==> flow/design.v <==
`timescale 1ns / 1ps
module SelectionOfAvatar(
	input [1:0] mode,
	input [5:0] userID,
	input [1:0] candidate,  
	input CLK,
	input rst,  
	output reg [1:0] ballotBoxId,
	output reg [5:0] numberOfRegisteredVoters,
	output reg [5:0] numberOfVotesWinner,  
	output reg [1:0] WinnerId,
	output reg AlreadyRegistered,
	output reg AlreadyVoted,
	output reg NotRegistered,
	output reg VotingHasNotStarted,
	output reg RegistrationHasEnded
	);
    reg [5:0] registered [0:63];
    reg [5:0] voted [0:63];
    integer i, clock, registeredNum, votedNum;
    integer airV, fireV, waterV, earthV;
	always @(posedge CLK)
	begin
	if (rst) begin
        clock = 0;
		registeredNum = 0;
		votedNum = 0;
		airV = 0;
		fireV = 0;
		waterV = 0;
		earthV = 0;
		for(i=0; i<64; i = i+1) begin
            registered[i]=6'b000000;
            voted[i]=6'b000000;
        end
        ballotBoxId =0;
        numberOfRegisteredVoters=0;
        numberOfVotesWinner=0;
        WinnerId=0;
        AlreadyRegistered=0;
        AlreadyVoted=0;
        NotRegistered=0;
        VotingHasNotStarted=0;
        RegistrationHasEnded=0;
	end
	else begin
		clock=clock+1;
        ballotBoxId =0;
        numberOfRegisteredVoters=0;
        numberOfVotesWinner=0;
        WinnerId=0;
        AlreadyRegistered=0;
        AlreadyVoted=0;
        NotRegistered=0;
        VotingHasNotStarted=0;
        RegistrationHasEnded=0;
        if(clock<=100) begin
            ballotBoxId=userID[5:4];
            if(mode==1) begin
                VotingHasNotStarted=1;
            end
            if(mode==0) begin
                if(registered[userID]==0) begin
                    registered[userID]=1;
                    ballotBoxId=userID[5:4];
                    registeredNum=registeredNum+1;
                end
                else begin 
                    AlreadyRegistered=1;
                    ballotBoxId=userID[5:4];
                end
            end
            numberOfRegisteredVoters=registeredNum;
        end
        else if(clock<=200) begin
            ballotBoxId=userID[5:4];
            numberOfRegisteredVoters=registeredNum;
            if(mode==0) begin
                RegistrationHasEnded=1;
            end
            if(mode==1) begin
                if(registered[userID]==1) begin
                    if(voted[userID]==0)begin
                        voted[userID]=1;
                        if(candidate==0)begin
                            airV=airV+1;
                        end
                        if(candidate==1)begin
                            fireV=fireV+1;
                        end
                        if(candidate==2)begin
                            waterV=waterV+1;
                        end
                        if(candidate==3)begin
                            earthV=earthV+1;
                        end
                    end 
                    else begin
                        AlreadyVoted=1;
                    end   
                end
                else begin
                    NotRegistered=1;
                end
            end    
        end
        else if(clock>200) begin
            numberOfRegisteredVoters=registeredNum;
            numberOfVotesWinner=airV;
            WinnerId=2'b0;
            if (fireV > numberOfVotesWinner) begin
				numberOfVotesWinner = fireV;
				WinnerId = 2'b01;
			end
			if (waterV > numberOfVotesWinner) begin
				numberOfVotesWinner = waterV;
				WinnerId = 2'b10;
			end
			if (earthV> numberOfVotesWinner) begin
				numberOfVotesWinner = earthV;
				WinnerId = 2'b11;
			end
        end
	end
	end
endmodule
Step by step through the tools: SelectionOfAvatar
Tool output for the design above, in the order of the flow. Line numbers count from 1 in the design file above. Operators carry their Yosys type and port widths (W data, S select, Z words). The mark n/a stands for no value.

Design top: SelectionOfAvatar. Clock port: CLK. Cell library: sky130hd. Timing corner: tt_025C_1v80.

Word level
Counts by Yosys on the flattened word-level netlist (proc, flatten, opt, wreduce). Print and check cells are left out. Cells with the same type and inputs are merged into one.

The entry for add/sub/neg operators reads 6. Under magnitude comparators stands 6. Under eq/ne operators stands 68. The entry for mux-type cells reads 104. Under bitwise operators stands 70. Under reductions and logical operators stands 208.

Operator list (number): $reduce_or A63 Y1 (64); $pmux W6 S64 (2); $mux W6 (92); $reduce_and A6 Y1 (68); $reduce_and A4 Y1 (64); $add A32 B2 Y32 const B (6); $eq A6 B6 Y1 const B (32); $gt A32 B6 Y1 (3); $eq A6 B5 Y1 const B (16); $not A1 Y1 (70); $eq A6 B4 Y1 const B (8); $le A32 B8 Y1 const B (1); $gt A32 B9 Y1 const B (1); $le A32 B9 Y1 const B (1); $eq A6 B3 Y1 const B (4); $logic_not A6 Y1 (3); $eq A6 B1 Y1 const B (2); $eq A6 B2 Y1 const B (2); $reduce_or A4 Y1 (2); $mux W2 (4); $reduce_or A3 Y1 (2); $mux W1 (6); $reduce_or A5 Y1 (1); $eq A2 B1 Y1 const B (2); $eq A2 B2 Y1 const B (2); $logic_not A2 Y1 (2); $reduce_and A3 Y1 (1); $reduce_or A2 Y1 (1).

The entry for register bits reads 981. Input port bits: 12. The entry for output and inout port bits reads 21. Cells after elaboration: 606.

Longest topological paths
Depth = most cells in a row (Yosys ltp): at word level without a register or memory, in the mapped netlist without a sequential cell, where the memories' decode and read muxes count.

Word-level depth: 14. The figure for ABC_AREA is 0. The entry for depth in mapped cells reads 28. The entry for depth with buffers taken out reads 27.

Synthesis result
Source: synth_stat.txt of the flow (Yosys; design flattened, memories mapped). It holds for the ABC_AREA given above (unset counts as 0); a run with the other value may have another netlist. The area totals of this step are shown rounded.

Cells by type (number): sky130_fd_sc_hd__dfxtp_1 (289); sky130_fd_sc_hd__nand2_1 (201); sky130_fd_sc_hd__o2bb2ai_1 (63); sky130_fd_sc_hd__o41ai_1 (60); sky130_fd_sc_hd__nor2_1 (129); sky130_fd_sc_hd__clkbuf_1 (122); sky130_fd_sc_hd__nand3_1 (69); sky130_fd_sc_hd__or4_1 (46); sky130_fd_sc_hd__mux2_2 (30); sky130_fd_sc_hd__ha_1 (25); sky130_fd_sc_hd__nor4_1 (47); sky130_fd_sc_hd__nand4_1 (44); sky130_fd_sc_hd__mux2i_1 (27); sky130_fd_sc_hd__o211ai_1 (35); sky130_fd_sc_hd__o31ai_1 (34); sky130_fd_sc_hd__or2_2 (37); sky130_fd_sc_hd__inv_1 (59); sky130_fd_sc_hd__a21oi_1 (43).

Other cell types: 61; their cells: 408.

Mapped cells: 1768. Mapped area: 15000 sq um. Under flip-flops stands 289.

Timing after synthesis
OpenSTA on the mapped netlist: ideal clock, no wires. The path of least setup slack (recovery checks aside). Input and output delay are each 20% of the period. Register names are those of the netlist, which keeps one name where synthesis merged equal registers.

Path kind: flip-flop to flip-flop. Start point: reg airV[1]. End point: reg numberOfVotesWinner[1]. Period: 6000 ps. Under time at the first pin stands 0 ps. The figure for arrival is 5027 ps. For data required time the number is 5928 ps. For setup slack the number is 902 ps. Under path delay stands 5099 ps. The entry for stages reads 29. Buffers on the path: 1. The entry for synthesis period reached reads 5098 ps.

"path delay" is the arrival time less input delay plus setup time. "stages" counts driving pins, that of a launching flip-flop among them; a cell with two outputs on the path counts twice. "synthesis period reached" is the clock period less the worst setup slack; recovery checks do not enter. This is arithmetic on one report: input and output delays are still those of the set period (20% each). The rows between start and end are the longest chain of elaborated cells between them; the timing report does not say that the signal goes this way. Where chains are equally long, one stands for them. Each line given opens the expression or statement behind the cell; cells for indexed reads and writes are added by Yosys, which also makes memories of some case tables. At most two assigning lines are given for a register; there are more.

Path through: sky130_fd_sc_hd__dfxtp_1 > sky130_fd_sc_hd__inv_1 > sky130_fd_sc_hd__ha_1 > sky130_fd_sc_hd__nor2b_1 > sky130_fd_sc_hd__o21ai_0 > sky130_fd_sc_hd__a21oi_1 > sky130_fd_sc_hd__a211oi_1 > sky130_fd_sc_hd__o21ai_1 > sky130_fd_sc_hd__mux2_2 > sky130_fd_sc_hd__inv_1 > sky130_fd_sc_hd__ha_1 > sky130_fd_sc_hd__nor2b_1 > sky130_fd_sc_hd__o21a_1 > sky130_fd_sc_hd__o21ai_0 > sky130_fd_sc_hd__nand2b_1 > sky130_fd_sc_hd__a211oi_1 > sky130_fd_sc_hd__o21ai_1 > sky130_fd_sc_hd__mux2i_1 > sky130_fd_sc_hd__ha_1 > sky130_fd_sc_hd__nor2b_1 > sky130_fd_sc_hd__o21a_1 > sky130_fd_sc_hd__o21a_1 > sky130_fd_sc_hd__o21ai_0 > sky130_fd_sc_hd__nand2b_1 > sky130_fd_sc_hd__a21oi_1 > sky130_fd_sc_hd__o21ai_0 > sky130_fd_sc_hd__clkbuf_1 > sky130_fd_sc_hd__or2_2 > sky130_fd_sc_hd__a21oi_1. The entry for length of the longest elaborated chain reads 14.

RTL lines, path post-synthesis: start: declaration (RTL line 21) `integer airV, fireV, waterV, earthV;`; start: assignment (RTL line 28) `airV = 0;`; start: assignment (RTL line 86) `airV=airV+1;`; $gt A32 B6 Y1 (RTL line 111) `if (fireV > numberOfVotesWinner) begin`; $mux W6 (RTL line 111); $mux W6 (RTL line 107) `else if(clock>200) begin`; $mux W6 (RTL line 75) `else if(clock<=200) begin`; $mux W6 (RTL line 57) `if(clock<=100) begin`; $mux W6 (RTL line 24) `if (rst) begin`; $gt A32 B6 Y1 (RTL line 115) `if (waterV > numberOfVotesWinner) begin`; $mux W6 (RTL line 115); $mux W6 (RTL line 107); $mux W6 (RTL line 75); $mux W6 (RTL line 57); $mux W6 (RTL line 24); $gt A32 B6 Y1 (RTL line 119) `if (earthV> numberOfVotesWinner) begin`; $mux W6 (RTL line 119); end: assignment (RTL line 116) `numberOfVotesWinner = waterV;`; end: assignment (RTL line 120) `numberOfVotesWinner = earthV;`; end: declaration (RTL line 10) `output reg [5:0] numberOfVotesWinner,`.

Timing after layout
From the final timing report of run A: the path of least setup slack in the routed layout; clock arrival at registers is part of the times. The report prints the path's times to 10 ps; the period is as set.

Path kind: flip-flop to flip-flop. Start point: reg airV[1]. End point: reg numberOfVotesWinner[4]. Period: 6000 ps. Under time at the first pin stands 540 ps. The figure for arrival is 5930 ps. For data required time the number is 6460 ps. For setup slack the number is 520 ps. The entry for stages reads 28. Buffers on the path: 0.

The rows between start and end are the longest chain of elaborated cells between them; the timing report does not say that the signal goes this way. Where chains are equally long, one stands for them. At most two assigning lines are given for a register; there are more.

Path through: sky130_fd_sc_hd__dfxtp_1 > sky130_fd_sc_hd__inv_1 > sky130_fd_sc_hd__ha_1 > sky130_fd_sc_hd__nor2b_1 > sky130_fd_sc_hd__o21ai_0 > sky130_fd_sc_hd__a21oi_1 > sky130_fd_sc_hd__a211oi_1 > sky130_fd_sc_hd__o21ai_1 > sky130_fd_sc_hd__mux2_2 > sky130_fd_sc_hd__inv_1 > sky130_fd_sc_hd__ha_1 > sky130_fd_sc_hd__nor2b_1 > sky130_fd_sc_hd__o21a_1 > sky130_fd_sc_hd__o21ai_0 > sky130_fd_sc_hd__nand2b_1 > sky130_fd_sc_hd__a211oi_1 > sky130_fd_sc_hd__o21ai_1 > sky130_fd_sc_hd__mux2i_1 > sky130_fd_sc_hd__ha_1 > sky130_fd_sc_hd__nor2b_1 > sky130_fd_sc_hd__o21a_1 > sky130_fd_sc_hd__o21a_1 > sky130_fd_sc_hd__o21ai_0 > sky130_fd_sc_hd__nand2b_1 > sky130_fd_sc_hd__a21oi_1 > sky130_fd_sc_hd__o21ai_1 > sky130_fd_sc_hd__or2_2 > sky130_fd_sc_hd__a21oi_1. The entry for length of the longest elaborated chain reads 14.

RTL lines, path after layout: start: declaration (RTL line 21) `integer airV, fireV, waterV, earthV;`; start: assignment (RTL line 28) `airV = 0;`; start: assignment (RTL line 86) `airV=airV+1;`; $gt A32 B6 Y1 (RTL line 111) `if (fireV > numberOfVotesWinner) begin`; $mux W6 (RTL line 111); $mux W6 (RTL line 107) `else if(clock>200) begin`; $mux W6 (RTL line 75) `else if(clock<=200) begin`; $mux W6 (RTL line 57) `if(clock<=100) begin`; $mux W6 (RTL line 24) `if (rst) begin`; $gt A32 B6 Y1 (RTL line 115) `if (waterV > numberOfVotesWinner) begin`; $mux W6 (RTL line 115); $mux W6 (RTL line 107); $mux W6 (RTL line 75); $mux W6 (RTL line 57); $mux W6 (RTL line 24); $gt A32 B6 Y1 (RTL line 119) `if (earthV> numberOfVotesWinner) begin`; $mux W6 (RTL line 119); end: assignment (RTL line 116) `numberOfVotesWinner = waterV;`; end: assignment (RTL line 120) `numberOfVotesWinner = earthV;`; end: declaration (RTL line 10) `output reg [5:0] numberOfVotesWinner,`.

Add stored flow runs of SelectionOfAvatar

Measured data: module SelectionOfAvatar, platform sky130hd, 5 stored runs of the flow under differing settings, order arbitrary. Input and output delays are each 20% of the period that was set; the output load is 0.01 pF. "period achieved" = clock period - worst setup slack. The figure is calculated, with input and output delays left at 20% of the set period. "worst setup path time" = time allowed to the worst setup path (clock period - input delay - output delay, where it has them) - its slack; a late launch clock adds to it, a late capture clock takes from it. "total design power" is the tool's figure for a default switching activity; nothing was simulated. "worst setup path time" is known to 10 ps. Measured values are rounded.

Run A has these settings: ABC_AREA 0; CELL_PAD_IN_SITES_GLOBAL_PLACEMENT 1; CORE_ASPECT_RATIO 0.83; CORE_MARGIN 8; CORE_UTILIZATION 28; CTS_CLUSTER_SIZE 37; GPL_ROUTABILITY_DRIVEN 0; MIN_ROUTING_LAYER met1; PLACE_DENSITY_LB_ADDON 0.15; SLEW_MARGIN 25; period_ns 6.0; CAP_MARGIN 20. For the standard-cell area after layout the run shows 17000 sq um. The period achieved is 5476 ps. The measured post-layout utilization is 32%. The setup slack of the worst path reads 520 ps. The worst setup path time reads 5480 ps. Critical path kind: flip-flop to flip-flop. The worst hold slack after layout stands at 450 ps. The total design power comes to 4.3 mW. The setup total negative slack reads 0 ps. For the synthesis area the run shows 15000 sq um. The die area comes to 61000 sq um.

Run B has these settings: CAP_MARGIN 40; CELL_PAD_IN_SITES_DETAIL_PLACEMENT 1; CORE_ASPECT_RATIO 1.34; CORE_UTILIZATION 35; CTS_CLUSTER_DIAMETER 229; GPL_TIMING_DRIVEN 0; HOLD_SLACK_MARGIN 0.12; SLEW_MARGIN 10; TNS_END_PERCENT 30; period_ns 7.27; CORE_MARGIN 2. The worst setup path time reads 4950 ps. Critical path kind: input port to flip-flop. The die area comes to 44000 sq um. The measured post-layout utilization is 40%. The setup slack of the worst path reads 860 ps. The period achieved is 6409 ps. The setup total negative slack reads 0 ps. For the standard-cell area after layout the run shows 17000 sq um. The total design power comes to 3.4 mW. The worst hold slack after layout stands at 460 ps. For the synthesis area the run shows 15000 sq um.

Run C has these settings: CORE_UTILIZATION 46; CTS_CLUSTER_SIZE 65; MAX_ROUTING_LAYER met4; PLACE_DENSITY_LB_ADDON 0.04; SETUP_SLACK_MARGIN 1.42; period_ns 6.07; CAP_MARGIN 20; CORE_MARGIN 2; SLEW_MARGIN 20. The period achieved is 4685 ps. The die area comes to 34000 sq um. The worst hold slack after layout stands at 440 ps. For the standard-cell area after layout the run shows 17000 sq um. The setup slack of the worst path reads 1400 ps. The measured post-layout utilization is 54%. The worst setup path time reads 4680 ps. Critical path kind: flip-flop to flip-flop. The setup total negative slack reads 0 ps. The total design power comes to 4.3 mW. For the synthesis area the run shows 15000 sq um.

Run D has these settings: CELL_PAD_IN_SITES_DETAIL_PLACEMENT 1; CORE_ASPECT_RATIO 1.34; CORE_UTILIZATION 40; CTS_CLUSTER_DIAMETER 229; period_ns 6.0; CAP_MARGIN 20; CORE_MARGIN 2; SLEW_MARGIN 20. The period achieved is 5546 ps. The die area comes to 39000 sq um. The setup slack of the worst path reads 450 ps. The worst setup path time reads 5550 ps. Critical path kind: flip-flop to flip-flop. The total design power comes to 4.3 mW. The setup total negative slack reads 0 ps. The worst hold slack after layout stands at 450 ps. For the synthesis area the run shows 15000 sq um. The measured post-layout utilization is 45%. For the standard-cell area after layout the run shows 17000 sq um.

Run E has these settings: CELL_PAD_IN_SITES_DETAIL_PLACEMENT 1; CELL_PAD_IN_SITES_GLOBAL_PLACEMENT 1; CORE_MARGIN 9; CORE_UTILIZATION 36; GPL_ROUTABILITY_DRIVEN 1; MIN_ROUTING_LAYER met2; period_ns 8.72; CAP_MARGIN 20; SLEW_MARGIN 20. For the synthesis area the run shows 15000 sq um. The setup slack of the worst path reads 1900 ps. For the standard-cell area after layout the run shows 17000 sq um. The setup total negative slack reads 0 ps. The measured post-layout utilization is 41%. The worst hold slack after layout stands at 450 ps. The total design power comes to 3.1 mW. The die area comes to 49000 sq um. The period achieved is 6800 ps. The worst setup path time reads 5060 ps. Critical path kind: input port to flip-flop.
